==> flow/design.v <==
module packet2emesh #(parameter AW = 32,    
		      parameter PW = 104)   
   (
    input [PW-1:0]  packet_in,
    output 	    write_in,    
    output [1:0]    datamode_in, 
    output [4:0]    ctrlmode_in, 
    output [AW-1:0] dstaddr_in,  
    output [AW-1:0] srcaddr_in,  
    output [AW-1:0] data_in  
    );
   generate
      if(PW==104)
	begin : p104
	   assign write_in           = packet_in[0];   
	   assign datamode_in[1:0]   = packet_in[2:1];   
	   assign ctrlmode_in[4:0]   = {1'b0,packet_in[6:3]};   
	   assign dstaddr_in[31:0]   = packet_in[39:8]; 	 
	   assign srcaddr_in[31:0]   = packet_in[103:72];  
	   assign data_in[31:0]      = packet_in[71:40]; 
	end
      else if(PW==136)
	begin : p136
	   assign write_in           = packet_in[0];
	   assign datamode_in[1:0]   = packet_in[2:1];  
	   assign ctrlmode_in[4:0]   = packet_in[7:3];
	   assign dstaddr_in[63:0]   = {packet_in[135:104],packet_in[39:8]}; 
	   assign srcaddr_in[63:0]   = {packet_in[71:40],packet_in[135:72]};
	   assign data_in[63:0]      = packet_in[103:40];
	end
      else if(PW==72)
	begin : p72
	   assign write_in           = packet_in[0];
	   assign datamode_in[1:0]   = packet_in[2:1];  
	   assign ctrlmode_in[4:0]   = packet_in[7:3];
	   assign dstaddr_in[31:0]   = packet_in[39:8]; 
	   assign data_in[31:0]      = packet_in[71:40];
	end
      else if(PW==40)
	begin : p40
	   assign write_in           = packet_in[0];
	   assign datamode_in[1:0]   = packet_in[2:1];  
	   assign ctrlmode_in[4:0]   = packet_in[7:3];
	   assign dstaddr_in[15:0]   = packet_in[23:8]; 
	   assign data_in[15:0]      = packet_in[39:24];
	end
      else
	begin : unknown
	end
   endgenerate
endmodule  
module emesh2packet #(parameter AW = 32,    
		      parameter PW = 104)   
   (
    input 	    write_out, 
    input [1:0]     datamode_out,
    input [4:0]     ctrlmode_out,
    input [AW-1:0]  dstaddr_out,
    input [AW-1:0]  data_out, 
    input [AW-1:0]  srcaddr_out, 
    output [PW-1:0] packet_out
    );
   assign packet_out[0]       = write_out;   
   assign packet_out[2:1]     = datamode_out[1:0];
   assign packet_out[7:3]     = ctrlmode_out[4:0];
   generate   
     if(PW==136)
	begin : p136
	   assign packet_out[39:8]    = dstaddr_out[31:0];
	   assign packet_out[71:40]   = data_out[31:0];     
	   assign packet_out[103:72]  = srcaddr_out[31:0];  
	   assign packet_out[135:104] = dstaddr_out[63:32];
	end
      else if(PW==104)
	begin : p104
	   assign packet_out[39:8]    = dstaddr_out[31:0];
	   assign packet_out[71:40]   = data_out[31:0];
	   assign packet_out[103:72]  = srcaddr_out[31:0];
	end
      else if(PW==72)
	begin : p72
	   assign packet_out[39:8]    = dstaddr_out[31:0];
	   assign packet_out[71:40]   = data_out[31:0];
	end
      else if(PW==40)
	begin : p40
	   assign packet_out[23:8]    = dstaddr_out[15:0];
	   assign packet_out[39:24]   = data_out[15:0];
	end
   endgenerate
endmodule  
module oh_dsync  #(parameter PS    = 2,         
		   parameter DELAY = 0         
		   )
   (
    input  clk,  
    input  nreset,  
    input  din,  
    output dout     
    );
   localparam ASIC = 0;   
   generate
      if(ASIC)	
	begin : g0
	   asic_dsync asic_dsync (.clk(clk),
				  .nreset(nreset),
				  .din(din),
				  .dout(dout));
	end
      else
	begin : g0
	   reg [PS:0]   sync_pipe; 
	   always @ (posedge clk or negedge nreset)		 
	     if(!nreset)
	       sync_pipe[PS:0] <= 1'b0;
	     else
	       sync_pipe[PS:0] <= {sync_pipe[PS-1:0],din};	      	      
	   assign dout = (DELAY & sync_pipe[PS]) |   
			 (~DELAY & sync_pipe[PS-1]);  
      	end 
   endgenerate
endmodule  
module oh_memory_ram  # (parameter DW    = 104,            
			 parameter DEPTH = 32,             
			 parameter AW    = $clog2(DEPTH)   
			 ) 
   ( 
    input 		rd_clk, 
    input 		rd_en,  
    input [AW-1:0] 	rd_addr,  
    output reg [DW-1:0] rd_dout,  
    input 		wr_clk, 
    input 		wr_en,  
    input [AW-1:0] 	wr_addr,  
    input [DW-1:0] 	wr_wem,  
    input [DW-1:0] 	wr_din  
    );
   reg [DW-1:0]        ram    [DEPTH-1:0];  
   integer 	       i;
   always @ (posedge rd_clk)
     if(rd_en)       
       rd_dout[DW-1:0] <= ram[rd_addr[AW-1:0]];
   always @(posedge wr_clk)    
     for (i=0;i<DW;i=i+1)
       if (wr_en & wr_wem[i]) 
         ram[wr_addr[AW-1:0]][i] <= wr_din[i];
endmodule  
module oh_memory_dp # (parameter DW    = 104,       
		       parameter DEPTH = 32,        
		       parameter PROJ  = "",        
		       parameter MCW   = 8,          
		       parameter AW    = $clog2(DEPTH)  
		       ) 
   ( 
    input 	    wr_clk,  
    input 	    wr_en,  
    input [DW-1:0]  wr_wem,  
    input [AW-1:0]  wr_addr, 
    input [DW-1:0]  wr_din,  
    input 	    rd_clk,  
    input 	    rd_en,  
    input [AW-1:0]  rd_addr, 
    output [DW-1:0] rd_dout, 
    input 	    shutdown,  
    input [MCW-1:0] memconfig,  
    input [MCW-1:0] memrepair,  
    input 	    bist_en,  
    input 	    bist_we,  
    input [DW-1:0]  bist_wem,  
    input [AW-1:0]  bist_addr,  
    input [DW-1:0]  bist_din   
    );
   localparam ASIC = 0;   
   generate
      if(ASIC)
	begin : asic
	   oh_memory_ram #(.DW(DW),
			   .DEPTH(DEPTH))	     
	   memory_dp ( 
		      .rd_dout	(rd_dout[DW-1:0]),
		      .rd_clk	(rd_clk),
		      .rd_en	(rd_en),
		      .rd_addr	(rd_addr[AW-1:0]),
		      .wr_en	(wr_en),
		      .wr_clk	(wr_clk),
		      .wr_addr	(wr_addr[AW-1:0]),
		      .wr_wem	(wr_wem[DW-1:0]),
		      .wr_din	(wr_din[DW-1:0]));
	end  
      else
	begin : generic
	   oh_memory_ram #(.DW(DW),
			   .DEPTH(DEPTH))	     
	   memory_dp ( 
		      .rd_dout	(rd_dout[DW-1:0]),
		      .rd_clk	(rd_clk),
		      .rd_en	(rd_en),
		      .rd_addr	(rd_addr[AW-1:0]),
		      .wr_en	(wr_en),
		      .wr_clk	(wr_clk),
		      .wr_addr	(wr_addr[AW-1:0]),
		      .wr_wem	(wr_wem[DW-1:0]),
		      .wr_din	(wr_din[DW-1:0]));
	end  
   endgenerate
endmodule  
module oh_fifo_sync #(parameter DW        = 104,       
		      parameter DEPTH     = 32,        
		      parameter PROG_FULL = (DEPTH/2), 
		      parameter AW = $clog2(DEPTH)     
		      ) 
(
   input 	       clk,  
   input 	       nreset,  
   input [DW-1:0]      din,  
   input 	       wr_en,  
   input 	       rd_en,  
   output [DW-1:0]     dout,  
   output 	       full,  
   output 	       prog_full,  
   output 	       empty,  
   output reg [AW-1:0] rd_count      
 );
   reg [AW-1:0]        wr_addr;
   reg [AW-1:0]        rd_addr;
   wire 	       fifo_read;
   wire 	       fifo_write;
   assign empty       = (rd_count[AW-1:0] == 0);   
   assign prog_full   = (rd_count[AW-1:0] >= PROG_FULL);   
   assign full        = (rd_count[AW-1:0] == (DEPTH-1));
   assign fifo_read   = rd_en & ~empty;
   assign fifo_write  = wr_en & ~full;
   always @ ( posedge clk or negedge nreset) 
     if(!nreset) 
       begin	   
          wr_addr[AW-1:0]   <= 'd0;
          rd_addr[AW-1:0]   <= 'b0;
          rd_count[AW-1:0]  <= 'b0;
       end 
     else if(fifo_write & fifo_read) 
       begin
	  wr_addr[AW-1:0] <= wr_addr[AW-1:0] + 'd1;
	  rd_addr[AW-1:0] <= rd_addr[AW-1:0] + 'd1;	      
       end 
     else if(fifo_write) 
       begin
	  wr_addr[AW-1:0] <= wr_addr[AW-1:0]  + 'd1;
	  rd_count[AW-1:0]<= rd_count[AW-1:0] + 'd1;	
       end 
     else if(fifo_read) 
       begin	      
          rd_addr[AW-1:0] <= rd_addr[AW-1:0]  + 'd1;
          rd_count[AW-1:0]<= rd_count[AW-1:0] - 'd1;
       end
   oh_memory_dp 
     #(.DW(DW),
       .DEPTH(DEPTH))
   mem ( 
	.rd_dout	(dout[DW-1:0]),
	.rd_clk		(clk),
	.rd_en		(fifo_read),
	.rd_addr	(rd_addr[AW-1:0]),
	.wr_clk		(clk),
	.wr_en		(fifo_write),
  	.wr_wem		({(DW){1'b1}}),
	.wr_addr	(wr_addr[AW-1:0]),
	.wr_din	        (din[DW-1:0]));
endmodule  
module emaxi( 
   wr_wait, rd_wait, rr_access, rr_packet, m_axi_awid, m_axi_awaddr,
   m_axi_awlen, m_axi_awsize, m_axi_awburst, m_axi_awlock,
   m_axi_awcache, m_axi_awprot, m_axi_awqos, m_axi_awvalid, m_axi_wid,
   m_axi_wdata, m_axi_wstrb, m_axi_wlast, m_axi_wvalid, m_axi_bready,
   m_axi_arid, m_axi_araddr, m_axi_arlen, m_axi_arsize, m_axi_arburst,
   m_axi_arlock, m_axi_arcache, m_axi_arprot, m_axi_arqos,
   m_axi_arvalid, m_axi_rready,
   wr_access, wr_packet, rd_access, rd_packet, rr_wait, m_axi_aclk,
   m_axi_aresetn, m_axi_awready, m_axi_wready, m_axi_bid, m_axi_bresp,
   m_axi_bvalid, m_axi_arready, m_axi_rid, m_axi_rdata, m_axi_rresp,
   m_axi_rlast, m_axi_rvalid
   );
   parameter M_IDW  = 12;
   parameter PW     = 104;
   parameter AW     = 32;
   parameter DW     = 32;
   input 	       wr_access;
   input [PW-1:0]      wr_packet;   
   output 	       wr_wait;
   input 	       rd_access;
   input [PW-1:0]      rd_packet;
   output 	       rd_wait;
   output 	       rr_access;
   output [PW-1:0]     rr_packet;
   input 	       rr_wait;
   input  	       m_axi_aclk;     
   input  	       m_axi_aresetn;  
   output [M_IDW-1:0]  m_axi_awid;     
   output [31 : 0]     m_axi_awaddr;   
   output [7 : 0]      m_axi_awlen;    
   output [2 : 0]      m_axi_awsize;   
   output [1 : 0]      m_axi_awburst;  
   output              m_axi_awlock;   
   output [3 : 0]      m_axi_awcache;  
   output [2 : 0]      m_axi_awprot;   
   output [3 : 0]      m_axi_awqos;    
   output 	       m_axi_awvalid;  
   input 	       m_axi_awready;  
   output [M_IDW-1:0]  m_axi_wid;     
   output [63 : 0]     m_axi_wdata;    
   output [7 : 0]      m_axi_wstrb;    
   output 	       m_axi_wlast;    
   output 	       m_axi_wvalid;   
   input 	       m_axi_wready;   
   input [M_IDW-1:0]   m_axi_bid;
   input [1 : 0]       m_axi_bresp;    
   input 	       m_axi_bvalid;   
   output 	       m_axi_bready;   
   output [M_IDW-1:0]  m_axi_arid;     
   output [31 : 0]     m_axi_araddr;   
   output [7 : 0]      m_axi_arlen;    
   output [2 : 0]      m_axi_arsize;   
   output [1 : 0]      m_axi_arburst;  
   output              m_axi_arlock;   
   output [3 : 0]      m_axi_arcache;  
   output [2 : 0]      m_axi_arprot;   
   output [3 : 0]      m_axi_arqos;    
   output 	       m_axi_arvalid;  
   input 	       m_axi_arready;  
   input [M_IDW-1:0]   m_axi_rid;      
   input [63 : 0]      m_axi_rdata;    
   input [1 : 0]       m_axi_rresp;    
   input 	       m_axi_rlast;    
   input 	       m_axi_rvalid;   
   output 	       m_axi_rready;   
   reg [31 : 0]        m_axi_awaddr;
   reg [7:0] 	       m_axi_awlen;
   reg [2:0] 	       m_axi_awsize;
   reg 		       m_axi_awvalid;
   reg [63 : 0]        m_axi_wdata;
   reg [63 : 0]        m_axi_rdata_reg;
   reg [7 : 0] 	       m_axi_wstrb;
   reg 		       m_axi_wlast;
   reg 		       m_axi_wvalid;
   reg 		       awvalid_b;
   reg [31:0] 	       awaddr_b;
   reg [2:0] 	       awsize_b;
   reg [7:0] 	       awlen_b;
   reg 		       wvalid_b;
   reg [63:0] 	       wdata_b;
   reg [7:0] 	       wstrb_b;
   reg [63 : 0]        wdata_aligned;
   reg [7 : 0] 	       wstrb_aligned;
   reg 		       rr_access;
   reg [31:0] 	       rr_data;
   reg [31:0] 	       rr_srcaddr;
   reg [3:0] 	       rr_datamode;
   reg [3:0] 	       rr_ctrlmode;
   reg [31:0] 	       rr_dstaddr;
   reg [63:0] 	       m_axi_rdata_fifo;
   reg 		       rr_access_fifo;
   wire 	       aw_go;
   wire 	       w_go;
   wire 	       readinfo_wren;
   wire 	       readinfo_full;
   wire [40:0] 	       readinfo_out;
   wire [40:0] 	       readinfo_in;
   wire 	       awvalid_in;
   wire [1:0] 	       wr_datamode;
   wire [AW-1:0]       wr_dstaddr;
   wire [DW-1:0]       wr_data;
   wire [AW-1:0]       wr_srcaddr;
   wire [1:0] 	       rd_datamode;
   wire [4:0] 	       rd_ctrlmode;
   wire [AW-1:0]       rd_dstaddr;
   wire [AW-1:0]       rd_srcaddr;
   wire [1:0] 	       rr_datamode_fifo;
   wire [3:0] 	       rr_ctrlmode_fifo;
   wire [31:0] 	       rr_dstaddr_fifo;
   wire [2:0] 	       rr_alignaddr_fifo;
   wire [103:0]        packet_out;   
   wire 	       fifo_prog_full;
   wire 	       fifo_full;   	
   wire 	       fifo_rd_en;
   wire 	       fifo_wr_en;
   packet2emesh p2e_rxwr (
			  .write_in		(),
			  .datamode_in		(wr_datamode[1:0]),
			  .ctrlmode_in		(),
			  .dstaddr_in		(wr_dstaddr[AW-1:0]),
			  .data_in		(wr_data[DW-1:0]),
			  .srcaddr_in		(wr_srcaddr[AW-1:0]),
			  .packet_in		(wr_packet[PW-1:0])
			  );
   packet2emesh p2e_rxrd (
			  .write_in		(),
			  .datamode_in		(rd_datamode[1:0]),
			  .ctrlmode_in		(rd_ctrlmode[4:0]),
			  .dstaddr_in		(rd_dstaddr[AW-1:0]),
			  .data_in		(),
			  .srcaddr_in		(rd_srcaddr[AW-1:0]),
			  .packet_in		(rd_packet[PW-1:0])
			  );
   emesh2packet e2p (
		     .packet_out	(rr_packet[PW-1:0]),
		     .write_out		(1'b1),
		     .datamode_out	(rr_datamode[1:0]),
		     .ctrlmode_out	({1'b0,rr_ctrlmode[3:0]}),
		     .dstaddr_out	(rr_dstaddr[AW-1:0]),
		     .data_out		(rr_data[DW-1:0]),
		     .srcaddr_out	(rr_srcaddr[AW-1:0])
		     );
   assign m_axi_awid[M_IDW-1:0]  = {(M_IDW){1'b0}};
   assign m_axi_awburst[1:0]	= 2'b01;  
   assign m_axi_awcache[3:0]	= 4'b0000;  
   assign m_axi_awprot[2:0]	= 3'b000;
   assign m_axi_awqos[3:0]	= 4'b0000;
   assign m_axi_awlock          = 1'b0;
   assign m_axi_arid[M_IDW-1:0] = {(M_IDW){1'b0}};
   assign m_axi_arburst[1:0]	= 2'b01;  
   assign m_axi_arcache[3:0]	= 4'b0000;
   assign m_axi_arprot[2:0]	= 3'h0;
   assign m_axi_arqos[3:0]	= 4'h0;
   assign m_axi_arlock          = 1'b0;
   assign m_axi_bready    	= 1'b1; 
   assign m_axi_wid[M_IDW-1:0]  = {(M_IDW){1'b0}};
   assign aw_go       = m_axi_awvalid & m_axi_awready;
   assign w_go        = m_axi_wvalid  & m_axi_wready;
   assign wr_wait     = awvalid_b | wvalid_b;
   assign awvalid_in  = wr_access & ~awvalid_b & ~wvalid_b;
   always @( posedge m_axi_aclk )     
     if(!m_axi_aresetn) 
       begin
          m_axi_awvalid      <= 1'b0;
          m_axi_awaddr[31:0] <= 32'd0;
          m_axi_awlen[7:0]   <= 8'd0;
          m_axi_awsize[2:0]  <= 3'd0;	  
          awvalid_b          <= 1'b0;
          awaddr_b           <= 'd0;
          awlen_b[7:0]       <= 'd0;
          awsize_b[2:0]      <= 'd0;
       end 
     else 
       begin
          if( ~m_axi_awvalid | aw_go ) 
	    begin
               if( awvalid_b ) 
		 begin
		    m_axi_awvalid       <= 1'b1;
		    m_axi_awaddr[31:0]  <= awaddr_b[31:0];
		    m_axi_awlen[7:0]    <= awlen_b[7:0];
		    m_axi_awsize[2:0]   <= awsize_b[2:0];
		 end 
	      else 
		begin
		   m_axi_awvalid       <= awvalid_in;
		   m_axi_awaddr[31:0]  <= wr_dstaddr[31:0];
		   m_axi_awlen[7:0]    <= 8'b0;
		   m_axi_awsize[2:0]   <= { 1'b0, wr_datamode[1:0]};
		end
	    end
          if( awvalid_in & m_axi_awvalid & ~aw_go )
            awvalid_b <= 1'b1;
          else if( aw_go )
            awvalid_b <= 1'b0;
         if( awvalid_in )
	   begin
              awaddr_b[31:0]  <= wr_dstaddr[31:0];
              awlen_b[7:0]    <= 8'b0;
              awsize_b[2:0]   <= { 1'b0, wr_datamode[1:0] };
         end        
       end  
   always @*
     case( wr_datamode[1:0] )        
       2'b00:    wdata_aligned[63:0] = { 8{wr_data[7:0]}};
       2'b01:    wdata_aligned[63:0] = { 4{wr_data[15:0]}};
       2'b10:    wdata_aligned[63:0] = { 2{wr_data[31:0]}};
       default: wdata_aligned[63:0]  = { wr_srcaddr[31:0], wr_data[31:0]};
     endcase
   always @*
     begin
	case(wr_datamode[1:0])
          2'd0:  
            case(wr_dstaddr[2:0])
              3'd0:    wstrb_aligned[7:0] = 8'h01;
              3'd1:    wstrb_aligned[7:0] = 8'h02;
              3'd2:    wstrb_aligned[7:0] = 8'h04;
              3'd3:    wstrb_aligned[7:0] = 8'h08;
              3'd4:    wstrb_aligned[7:0] = 8'h10;
              3'd5:    wstrb_aligned[7:0] = 8'h20;
              3'd6:    wstrb_aligned[7:0] = 8'h40;
              default: wstrb_aligned[7:0] = 8'h80;
            endcase
          2'd1:  
            case(wr_dstaddr[2:1])
              2'd0:    wstrb_aligned[7:0] = 8'h03;
              2'd1:    wstrb_aligned[7:0] = 8'h0c;
              2'd2:    wstrb_aligned[7:0] = 8'h30;
              default: wstrb_aligned[7:0] = 8'hc0;
            endcase
          2'd2:  
            if(wr_dstaddr[2])
	      wstrb_aligned[7:0] = 8'hf0;
            else
	      wstrb_aligned[7:0] = 8'h0f;
	  2'd3: 
	    wstrb_aligned[7:0] = 8'hff;
	endcase  
     end  
   always @ (posedge m_axi_aclk )
     if(~m_axi_aresetn) 
       begin	  
	  m_axi_wvalid      <= 1'b0;
          m_axi_wdata[63:0] <= 64'b0;
          m_axi_wstrb[7:0]  <= 8'b0;
          m_axi_wlast       <= 1'b1;  
          wvalid_b          <= 1'b0;
          wdata_b[63:0]     <= 64'b0;
          wstrb_b[7:0]      <= 8'b0;         
       end 
     else 
       begin
          if( ~m_axi_wvalid | w_go ) 
	    begin
            if( wvalid_b ) 
	      begin
		 m_axi_wvalid       <= 1'b1;
		 m_axi_wdata[63:0]  <= wdata_b[63:0];
		 m_axi_wstrb[7:0]   <= wstrb_b[7:0];
              end 
	    else 
	      begin
		 m_axi_wvalid       <= awvalid_in;
		 m_axi_wdata[63:0]  <= wdata_aligned[63:0];
		 m_axi_wstrb[7:0]   <= wstrb_aligned[7:0];
              end
            end  
         if( wr_access & m_axi_wvalid & ~w_go )
           wvalid_b <= 1'b1;
         else if( w_go )
           wvalid_b <= 1'b0;
          if( awvalid_in ) 
	    begin
               wdata_b[63:0] <= wdata_aligned[63:0];
               wstrb_b[7:0]  <= wstrb_aligned[7:0];
            end
       end  
   assign  readinfo_in[40:0] = {rd_srcaddr[31:0], 
				rd_dstaddr[2:0],  
				rd_ctrlmode[3:0], 
				rd_datamode[1:0]  
				};
   wire sync_nreset;   
   oh_dsync dsync(.dout	(sync_nreset),
	       .clk	(m_axi_aclk),
	       .nreset       (1'b1),
	       .din	(m_axi_aresetn)
	       );
   oh_fifo_sync #(.DW(104), 
		   .DEPTH(32)) 
   fifo_async (.full		(fifo_full),
	       .prog_full	(fifo_prog_full),
	       .dout		(packet_out[103:0]),
	       .empty		(),
	       .nreset		(sync_nreset),
	       .clk	        (m_axi_aclk),
	       .wr_en		(fifo_wr_en),
	       .din		({63'b0,readinfo_in[40:0]}),
	       .rd_en		(fifo_rd_en)
	       ); 
   assign  rr_datamode_fifo[1:0]  = packet_out[1:0];
   assign  rr_ctrlmode_fifo[3:0]  = packet_out[5:2];
   assign  rr_alignaddr_fifo[2:0] = packet_out[8:6];
   assign  rr_dstaddr_fifo[31:0]  = packet_out[40:9];
   assign    m_axi_araddr[31:0]   = rd_dstaddr[31:0];
   assign    m_axi_arsize[2:0]    = {1'b0, rd_datamode[1:0]};
   assign    m_axi_arlen[7:0]     = 8'd0;  
   assign    m_axi_arvalid        = rd_access & ~fifo_prog_full;  
   assign    fifo_wr_en           = m_axi_arvalid & m_axi_arready ;
   assign    rd_wait              = ~m_axi_arready | fifo_prog_full; 
   assign    fifo_rd_en           =  m_axi_rvalid & m_axi_rready; 
   assign    m_axi_rready         = ~rr_wait;  
   always @ (posedge m_axi_aclk)
     if(!m_axi_aresetn) 
       begin
	  rr_access_fifo  <= 1'b0;	  
	  rr_access       <= 1'b0;	  
       end
     else	 
       begin
	  rr_access_fifo   <= fifo_rd_en;
	  rr_access        <= rr_access_fifo;	  
       end
   always @ (posedge m_axi_aclk)    
     begin	  
	m_axi_rdata_fifo[63:0] <= m_axi_rdata[63:0];      	  
	rr_datamode[1:0]       <= rr_datamode_fifo[1:0];
	rr_ctrlmode[3:0]       <= rr_ctrlmode_fifo[3:0];
	rr_dstaddr[31:0]       <= rr_dstaddr_fifo[31:0];	  
	case(rr_datamode_fifo[1:0]) 
          2'd0:   
            case(rr_alignaddr_fifo[2:0])
	      3'd0:     rr_data[31:0] <= {24'b0,m_axi_rdata_fifo[7:0]};
	      3'd1:     rr_data[31:0] <= {24'b0,m_axi_rdata_fifo[15:8]};
	      3'd2:     rr_data[31:0] <= {24'b0,m_axi_rdata_fifo[23:16]};
	      3'd3:     rr_data[31:0] <= {24'b0,m_axi_rdata_fifo[31:24]};
	      3'd4:     rr_data[31:0] <= {24'b0,m_axi_rdata_fifo[39:32]};
	      3'd5:     rr_data[31:0] <= {24'b0,m_axi_rdata_fifo[47:40]};
	      3'd6:     rr_data[31:0] <= {24'b0,m_axi_rdata_fifo[55:48]};
	      3'd7:     rr_data[31:0] <= {24'b0,m_axi_rdata_fifo[63:56]};
	      default:  rr_data[31:0] <= {24'b0,m_axi_rdata_fifo[7:0]};
            endcase	    
          2'd1:   
            case(rr_alignaddr_fifo[2:1])
	      2'd0:    rr_data[31:0] <= {16'b0,m_axi_rdata_fifo[15:0]};
	      2'd1:    rr_data[31:0] <= {16'b0,m_axi_rdata_fifo[31:16]};
	      2'd2:    rr_data[31:0] <= {16'b0,m_axi_rdata_fifo[47:32]};
	      2'd3:    rr_data[31:0] <= {16'b0,m_axi_rdata_fifo[63:48]};
	      default: rr_data[31:0] <= {16'b0,m_axi_rdata_fifo[15:0]};
            endcase
          2'd2:   
	    begin
               if(rr_alignaddr_fifo[2])
		 rr_data[31:0] <= m_axi_rdata_fifo[63:32];
               else
		 rr_data[31:0] <= m_axi_rdata_fifo[31:0];
	    end
          2'd3: 
	    begin  
	       rr_data[31:0]     <= m_axi_rdata_fifo[31:0];
	       rr_srcaddr[31:0]  <= m_axi_rdata_fifo[63:32];
            end
        endcase         
     end  
endmodule  
Hand-over note for emaxi

Reports on emaxi
Tool output for the design above before and after an edit, in the order of the flow.
Lines under "orig" count in the file above, lines under "edited" in the edited file.
"delta": "edited" minus "orig" as printed here. "rel_change_pct": 100 x difference / "orig".
Library cell names are shortened.
{"block": "inputs", "top": "emaxi", "clk_port": "m_axi_aclk", "lib": "sky130hd", "lib_corner": "tt_025C_1v80"}

Edit of the RTL
The edit as a unified diff against the file above.
A script made this edit. It changes what the design does and was not meant as an optimisation.
begin of diff
@@ -227,5 +227,5 @@
    wire 	       fifo_write;
    assign empty       = (rd_count[AW-1:0] == 0);   
-   assign prog_full   = (rd_count[AW-1:0] >= PROG_FULL);   
+   assign prog_full   = (rd_count[AW-1:0] < PROG_FULL);   
    assign full        = (rd_count[AW-1:0] == (DEPTH-1));
    assign fifo_read   = rd_en & ~empty;
end of diff

Word-level counts
Counts by Yosys on the flattened word-level netlist (proc, flatten, opt, wreduce; memories kept). Register bits leave out memories and registers merged into their read ports (data or address). Print and check cells are left out. Cells with the same type and inputs are merged into one.
Yosys's memory passes give these memory sizes; they may raise the number of words (mostly to a power of two), join words into wider ones and drop unused or constant bits.
{"block": "bits", "item": "ff_bits", "orig": 401, "edited": 401, "delta": 0, "rel_change_pct": 0.00}
{"block": "bits", "item": "ramBits", "orig": 3328, "edited": 3328, "delta": 0, "rel_change_pct": 0.00}
{"block": "bits", "item": "clocked_rd_ports_x_width", "orig": 104, "edited": 104, "delta": 0, "rel_change_pct": 0.00}
{"block": "bits", "item": "n_memories", "orig": 1, "edited": 1, "delta": 0, "rel_change_pct": 0.00}
{"block": "bits", "item": "input_bits", "orig": 311, "edited": 311, "delta": 0, "rel_change_pct": 0.00}
{"block": "bits", "item": "out_inout_bits", "orig": 335, "edited": 335, "delta": 0, "rel_change_pct": 0.00}
{"block": "bits", "item": "elab_cells", "orig": 231, "edited": 231, "delta": 0, "rel_change_pct": 0.00}
{"block": "memory_table", "item": "memory_list", "orig": "fifo_async.mem.generic.memory_dp.ram 32x104 r1 w1", "edited": "fifo_async.mem.generic.memory_dp.ram 32x104 r1 w1"}
{"block": "classes", "item": "n_addsub", "orig": 4, "edited": 4, "delta": 0, "rel_change_pct": 0.00}
{"block": "classes", "item": "cmp", "orig": 1, "edited": 1, "delta": 0, "rel_change_pct": 0.00}
{"block": "classes", "item": "n_eq", "orig": 26, "edited": 26, "delta": 0, "rel_change_pct": 0.00}
{"block": "classes", "item": "mux", "orig": 131, "edited": 131, "delta": 0, "rel_change_pct": 0.00}
{"block": "classes", "item": "n_logic", "orig": 30, "edited": 30, "delta": 0, "rel_change_pct": 0.00}
{"block": "classes", "item": "reduce_and_logical", "orig": 14, "edited": 14, "delta": 0, "rel_change_pct": 0.00}
{"block": "op_table", "op": "5-bit >= comparator with constant B", "orig": 1, "edited": 0, "delta": -1, "rel_change_pct": -100.00}
{"block": "op_table", "op": "5-bit < comparator with constant B", "orig": 0, "edited": 1, "delta": 1}
Unchanged operator kinds not shown: 30.

Logic depth
Longest topological path by Yosys (ltp), each cell counted once; first at word level (registers and memories cut), then after technology mapping (sequential cells cut; the memories' decode and read muxes count).
{"block": "depth", "item": "word_depth", "orig": 8, "edited": 8, "delta": 0, "rel_change_pct": 0.00}
{"block": "depth", "item": "abc_area", "orig": "0", "edited": "0"}
{"block": "depth", "item": "depth_mapped", "orig": 9, "edited": 9, "delta": 0, "rel_change_pct": 0.00}

Mapped cells and area
Yosys stat after the flow's synthesis: flattened, memories mapped to cells. It holds for the ABC_AREA given above (unset counts as 0); a run with the other value may have another netlist.
{"block": "synth_totals", "item": "cells", "orig": 4217, "edited": 3993, "delta": -224, "rel_change_pct": -5.31}
{"block": "synth_totals", "item": "yosys_area_um2", "orig": 67478.5, "edited": 67065.6, "delta": -412.9, "rel_change_pct": -0.61}
{"block": "synth_totals", "item": "sequential_area_um2", "orig": 49052.0, "edited": 49052.0, "delta": 0.0, "rel_change_pct": 0.00}
{"block": "synth_totals", "item": "ff_cells", "orig": 1754, "edited": 1754, "delta": 0, "rel_change_pct": 0.00}
{"block": "types", "cell": "mux2i_1", "orig": 422, "edited": 252, "delta": -170, "rel_change_pct": -40.28}
{"block": "types", "cell": "a22oi_1", "orig": 190, "edited": 66, "delta": -124, "rel_change_pct": -65.26}
{"block": "types", "cell": "nor2b_1", "orig": 118, "edited": 33, "delta": -85, "rel_change_pct": -72.03}
{"block": "types", "cell": "mux4_2", "orig": 170, "edited": 251, "delta": 81, "rel_change_pct": 47.65}
{"block": "types", "cell": "a211oi_1", "orig": 86, "edited": 167, "delta": 81, "rel_change_pct": 94.19}
{"block": "types", "cell": "nand3_1", "orig": 96, "edited": 18, "delta": -78, "rel_change_pct": -81.25}
{"block": "types", "cell": "o22ai_1", "orig": 10, "edited": 52, "delta": 42, "rel_change_pct": 420.00}
{"block": "types", "cell": "o221ai_1", "orig": 2, "edited": 44, "delta": 42, "rel_change_pct": 2100.00}
{"block": "types", "cell": "a22o_1", "orig": 1, "edited": 43, "delta": 42, "rel_change_pct": 4200.00}
{"block": "types", "cell": "o21ai_1", "orig": 0, "edited": 42, "delta": 42}
{"block": "types", "cell": "nand4_1", "orig": 44, "edited": 6, "delta": -38, "rel_change_pct": -86.36}
{"block": "types", "cell": "buf_2", "orig": 86, "edited": 49, "delta": -37, "rel_change_pct": -43.02}
{"block": "types", "cell": "a21oi_1", "orig": 277, "edited": 241, "delta": -36, "rel_change_pct": -13.00}
{"block": "types", "cell": "o21ai_0", "orig": 82, "edited": 58, "delta": -24, "rel_change_pct": -29.27}
{"block": "types", "cell": "clkbuf_1", "orig": 134, "edited": 149, "delta": 15, "rel_change_pct": 11.19}
{"block": "types", "cell": "buf_6", "orig": 6, "edited": 15, "delta": 9, "rel_change_pct": 150.00}
{"block": "types", "cell": "buf_4", "orig": 138, "edited": 146, "delta": 8, "rel_change_pct": 5.80}
{"block": "types", "cell": "a221oi_1", "orig": 14, "edited": 6, "delta": -8, "rel_change_pct": -57.14}
Unchanged cell types not shown: 15.
Not every row of either side is listed.
By module: a second synthesis without flattening, with its own total; a netlist apart from the flattened one above.
{"block": "unflattened", "item": "cells_unflattened", "orig": 12174, "edited": 12167, "delta": -7, "rel_change_pct": -0.06}
{"block": "unflattened", "item": "hier_area_um2", "orig": 163379.2, "edited": 163359.2, "delta": -20.0, "rel_change_pct": -0.01}
Rows give one instance, submodules left out.
{"block": "modules_orig", "mod": "oh_memory_ram", "n_inst": 1, "n_cells": 10174, "area_um2": 144896.5, "mod_seq_area_um2": 103058.8}
{"block": "modules_orig", "mod": "emaxi", "n_inst": 1, "n_cells": 1601, "area_um2": 15218.3, "mod_seq_area_um2": 8007.7}
{"block": "modules_orig", "mod": "packet2emesh", "n_inst": 2, "n_cells": 105, "area_um2": 784.5, "mod_seq_area_um2": 0.0}
{"block": "modules_orig", "mod": "oh_fifo_sync", "n_inst": 1, "n_cells": 83, "area_um2": 864.6, "mod_seq_area_um2": 375.4}
{"block": "modules_orig", "mod": "emesh2packet", "n_inst": 1, "n_cells": 104, "area_um2": 780.7, "mod_seq_area_um2": 0.0}
{"block": "modules_orig", "mod": "oh_dsync", "n_inst": 1, "n_cells": 2, "area_um2": 50.0, "mod_seq_area_um2": 50.0}
{"block": "modules_orig", "mod": "oh_memory_dp", "n_inst": 1, "n_cells": 0, "area_um2": 0.0, "mod_seq_area_um2": 0.0}
{"block": "modules_edited", "mod": "oh_memory_ram", "n_inst": 1, "n_cells": 10174, "area_um2": 144896.5, "mod_seq_area_um2": 103058.8}
{"block": "modules_edited", "mod": "emaxi", "n_inst": 1, "n_cells": 1601, "area_um2": 15218.3, "mod_seq_area_um2": 8007.7}
{"block": "modules_edited", "mod": "packet2emesh", "n_inst": 2, "n_cells": 105, "area_um2": 784.5, "mod_seq_area_um2": 0.0}
{"block": "modules_edited", "mod": "oh_fifo_sync", "n_inst": 1, "n_cells": 76, "area_um2": 844.6, "mod_seq_area_um2": 375.4}
{"block": "modules_edited", "mod": "emesh2packet", "n_inst": 1, "n_cells": 104, "area_um2": 780.7, "mod_seq_area_um2": 0.0}
{"block": "modules_edited", "mod": "oh_dsync", "n_inst": 1, "n_cells": 2, "area_um2": 50.0, "mod_seq_area_um2": 50.0}
{"block": "modules_edited", "mod": "oh_memory_dp", "n_inst": 1, "n_cells": 0, "area_um2": 0.0, "mod_seq_area_um2": 0.0}

Worst setup path after synthesis
Path of least setup slack by OpenSTA after synthesis, without wires, with an ideal clock, recovery checks aside; 20% of the period is set as input and as output delay. Where synthesis merged equal registers, the netlist keeps one of their names.
{"block": "synth_path", "item": "kind", "orig": "input to register", "edited": "input to register"}
{"block": "synth_path", "item": "startpoint", "orig": "in rd_access", "edited": "in rd_access"}
{"block": "synth_path", "item": "endpoint", "orig": "mem fifo_async.mem.generic.memory_dp.ram[31][0]", "edited": "mem fifo_async.mem.generic.memory_dp.ram[28][0]"}
{"block": "synth_path", "item": "period_ns", "orig": 5.0, "edited": 5.0, "delta": 0.0, "rel_change_pct": 0.00}
{"block": "synth_path", "item": "setup_ns", "orig": 0.440, "edited": 0.440, "delta": 0.000}
{"block": "synth_path", "item": "arrival_time_ns", "orig": 3.675, "edited": 3.518, "delta": -0.157, "rel_change_pct": -4.27}
{"block": "synth_path", "item": "t_required_ns", "orig": 4.560, "edited": 4.560, "delta": 0.000, "rel_change_pct": 0.00}
{"block": "synth_path", "item": "slack_ns", "orig": 0.885, "edited": 1.042, "delta": 0.157}
{"block": "synth_path", "item": "path_delay_ns", "orig": 3.115, "edited": 2.958, "delta": -0.157, "rel_change_pct": -5.04}
{"block": "synth_path", "item": "path_stages", "orig": 6, "edited": 5, "delta": -1, "rel_change_pct": -16.67}
{"block": "synth_path", "item": "path_buffers", "orig": 1, "edited": 1, "delta": 0, "rel_change_pct": 0.00}
{"block": "synth_path", "item": "synth_period_reached_ns", "orig": 4.115, "edited": 3.958, "delta": -0.157, "rel_change_pct": -3.82}
"path_delay_ns" is the arrival time less input delay plus setup time.
"path_stages": output pins that drive a net of the path, with the launching flip-flop's if there is one; two outputs of one cell count as two.
"synth_period_reached_ns" is the clock period less the worst setup slack; recovery checks do not enter. This is arithmetic on one report: input and output delays are still those of the set period (20% each).
{"block": "synth_between_orig", "cell_sequence": "nor2b_1 nand2_1 inv_2 nand2_1 clkbuf_1 nor2_1"}
{"block": "synth_rtl_orig", "item": "start: declaration", "line_no": 289, "rtl": "input rd_access;"}
{"block": "synth_rtl_orig", "item": "end: declaration", "line_no": 138, "rtl": "reg [DW-1:0]        ram    [DEPTH-1:0];"}
orig: Chain of elaborated cells between the ends: none given.
{"block": "synth_between_edited", "cell_sequence": "and2_1 and3_1 buf_2 nand2_1 nor2_1"}
{"block": "synth_rtl_edited", "item": "start: declaration", "line_no": 289, "rtl": "input rd_access;"}
{"block": "synth_rtl_edited", "item": "end: declaration", "line_no": 138, "rtl": "reg [DW-1:0]        ram    [DEPTH-1:0];"}
edited: Chain of elaborated cells between the ends: none given.

Path in the finished layout
Path of least setup slack in the final report of the runs of set A (OpenROAD, finished layout, wires in). Where an end is a register, its clock arrival counts in the times.
{"block": "layout_path", "item": "kind", "orig": "register to output", "edited": "register to register"}
{"block": "layout_path", "item": "startpoint", "orig": "reg wvalid_b", "edited": "reg fifo_async.rd_addr[0]"}
{"block": "layout_path", "item": "endpoint", "orig": "out wr_wait", "edited": "reg fifo_async.mem.generic.memory_dp.rd_dout[28]"}
{"block": "layout_path", "item": "period_ns", "orig": 3.6, "edited": 3.6, "delta": 0.0, "rel_change_pct": 0.00}
{"block": "layout_path", "item": "out_delay_ns", "orig": 0.72}
{"block": "layout_path", "item": "setup_ns", "edited": 0.24}
{"block": "layout_path", "item": "arrival_time_ns", "orig": 2.40, "edited": 3.66, "delta": 1.26, "rel_change_pct": 52.50}
{"block": "layout_path", "item": "t_required_ns", "orig": 2.88, "edited": 4.16, "delta": 1.28, "rel_change_pct": 44.44}
{"block": "layout_path", "item": "slack_ns", "orig": 0.48, "edited": 0.50, "delta": 0.02}
{"block": "layout_path", "item": "path_stages", "orig": 3, "edited": 8, "delta": 5, "rel_change_pct": 166.67}
{"block": "layout_path", "item": "path_buffers", "orig": 1, "edited": 3, "delta": 2, "rel_change_pct": 200.00}
The rows between start and end are the longest chain of elaborated cells between them; the timing report does not say that the signal goes this way. Where chains are equally long, one stands for them.
A line is the first line of the expression or statement that the cell stems from. Yosys adds cells for indexed reads and writes and turns some case tables into memories.
At most two assigning lines are given for a register; there are more.
{"block": "layout_between_orig", "cell_sequence": "dfxtp_4 or2_2 clkdlybuf4s50_1", "elab_chain_len": 1, "cone_cells": 1, "cone_lines": 1}
{"block": "layout_rtl_orig", "item": "start: declaration", "line_no": 348, "rtl": "reg wvalid_b;"}
{"block": "layout_rtl_orig", "item": "start: assignment", "line_no": 516, "rtl": "wvalid_b          <= 1'b0;"}
{"block": "layout_rtl_orig", "item": "start: assignment", "line_no": 538, "rtl": "wvalid_b <= 1'b1;"}
{"block": "layout_rtl_orig", "item": "1-bit bitwise OR", "line_no": 428, "rtl": "assign wr_wait     = awvalid_b | wvalid_b;"}
{"block": "layout_rtl_orig", "item": "end: declaration", "line_no": 288, "rtl": "output wr_wait;"}
{"block": "layout_between_edited", "cell_sequence": "dfrtp_4 buf_12 buf_12 mux4_2 a22o_1 a211oi_1 a21oi_1 buf_4"}
{"block": "layout_rtl_edited", "item": "start: declaration", "line_no": 225, "rtl": "reg [AW-1:0]        rd_addr;"}
{"block": "layout_rtl_edited", "item": "start: assignment", "line_no": 243, "rtl": "rd_addr[AW-1:0] <= rd_addr[AW-1:0] + 'd1;"}
{"block": "layout_rtl_edited", "item": "start: assignment", "line_no": 252, "rtl": "rd_addr[AW-1:0] <= rd_addr[AW-1:0]  + 'd1;"}
{"block": "layout_rtl_edited", "item": "end: declaration", "line_no": 131, "rtl": "output reg [DW-1:0] rd_dout,"}
edited: Chain of elaborated cells between the ends: none given.

Layout results
Both versions went through the flow (Yosys, OpenROAD) with the same settings in each pair. Constraints: input delay and output delay 20% of the set period each, output load 0.01 pF.
{"block": "settings_set_A", "CORE_UTILIZATION": 40, "period_ns": 3.6, "CAP_MARGIN": 20, "CORE_MARGIN": 2, "SLEW_MARGIN": 20}
{"block": "measured_set_A", "item": "synth_area_um2", "orig": 67478.5, "edited": 67065.6, "delta": -412.9, "rel_change_pct": -0.61}
{"block": "measured_set_A", "item": "final_die_area_um2", "orig": 171997.0, "edited": 170953.0, "delta": -1044.0, "rel_change_pct": -0.61}
{"block": "measured_set_A", "item": "util_pct", "orig": 48.6, "edited": 48.5, "delta": -0.1}
{"block": "measured_set_A", "item": "worst_setup_slack_ns", "orig": 0.478, "edited": 0.501, "delta": 0.023}
{"block": "measured_set_A", "item": "tns_ns", "orig": 0.000, "edited": 0.000, "delta": 0.000}
{"block": "measured_set_A", "item": "totalPower_uw", "orig": 57111, "edited": 56657, "delta": -454, "rel_change_pct": -0.79}
{"block": "measured_set_A", "item": "timing.achieved_period_ns", "orig": 3.122, "edited": 3.099, "delta": -0.023, "rel_change_pct": -0.74}
{"block": "settings_set_B", "ABC_AREA": 0, "CAP_MARGIN": 20, "CELL_PAD_IN_SITES_GLOBAL_PLACEMENT": 1, "CORE_UTILIZATION": 28, "CTS_CLUSTER_DIAMETER": 274, "CTS_CLUSTER_SIZE": 86, "GPL_ROUTABILITY_DRIVEN": 0, "GPL_TIMING_DRIVEN": 0, "MIN_ROUTING_LAYER": "met1", "PLACE_DENSITY_LB_ADDON": 0.23, "SLEW_MARGIN": 25, "period_ns": 2.63, "CORE_MARGIN": 2}
{"block": "measured_set_B", "item": "synth_area_um2", "orig": 67478.5, "edited": 67065.6, "delta": -412.9, "rel_change_pct": -0.61}
{"block": "measured_set_B", "item": "final_die_area_um2", "orig": 244936.0, "edited": 243448.0, "delta": -1488.0, "rel_change_pct": -0.61}
{"block": "measured_set_B", "item": "util_pct", "orig": 33.5, "edited": 33.7, "delta": 0.2}
{"block": "measured_set_B", "item": "worst_setup_slack_ns", "orig": 0.046, "edited": 0.037, "delta": -0.009}
{"block": "measured_set_B", "item": "tns_ns", "orig": 0.000, "edited": 0.000, "delta": 0.000}
{"block": "measured_set_B", "item": "totalPower_uw", "orig": 65143, "edited": 64816, "delta": -327, "rel_change_pct": -0.50}
{"block": "measured_set_B", "item": "timing.achieved_period_ns", "orig": 2.584, "edited": 2.593, "delta": 0.009, "rel_change_pct": 0.35}
"timing.achieved_period_ns" is the run's clock period less its worst setup slack. It is reckoned from that one timing run; input and output delays stay at 20% of the period that was set.
"totalPower_uw": no workload was simulated; the value follows from the tool's default switching activity.

End of note.
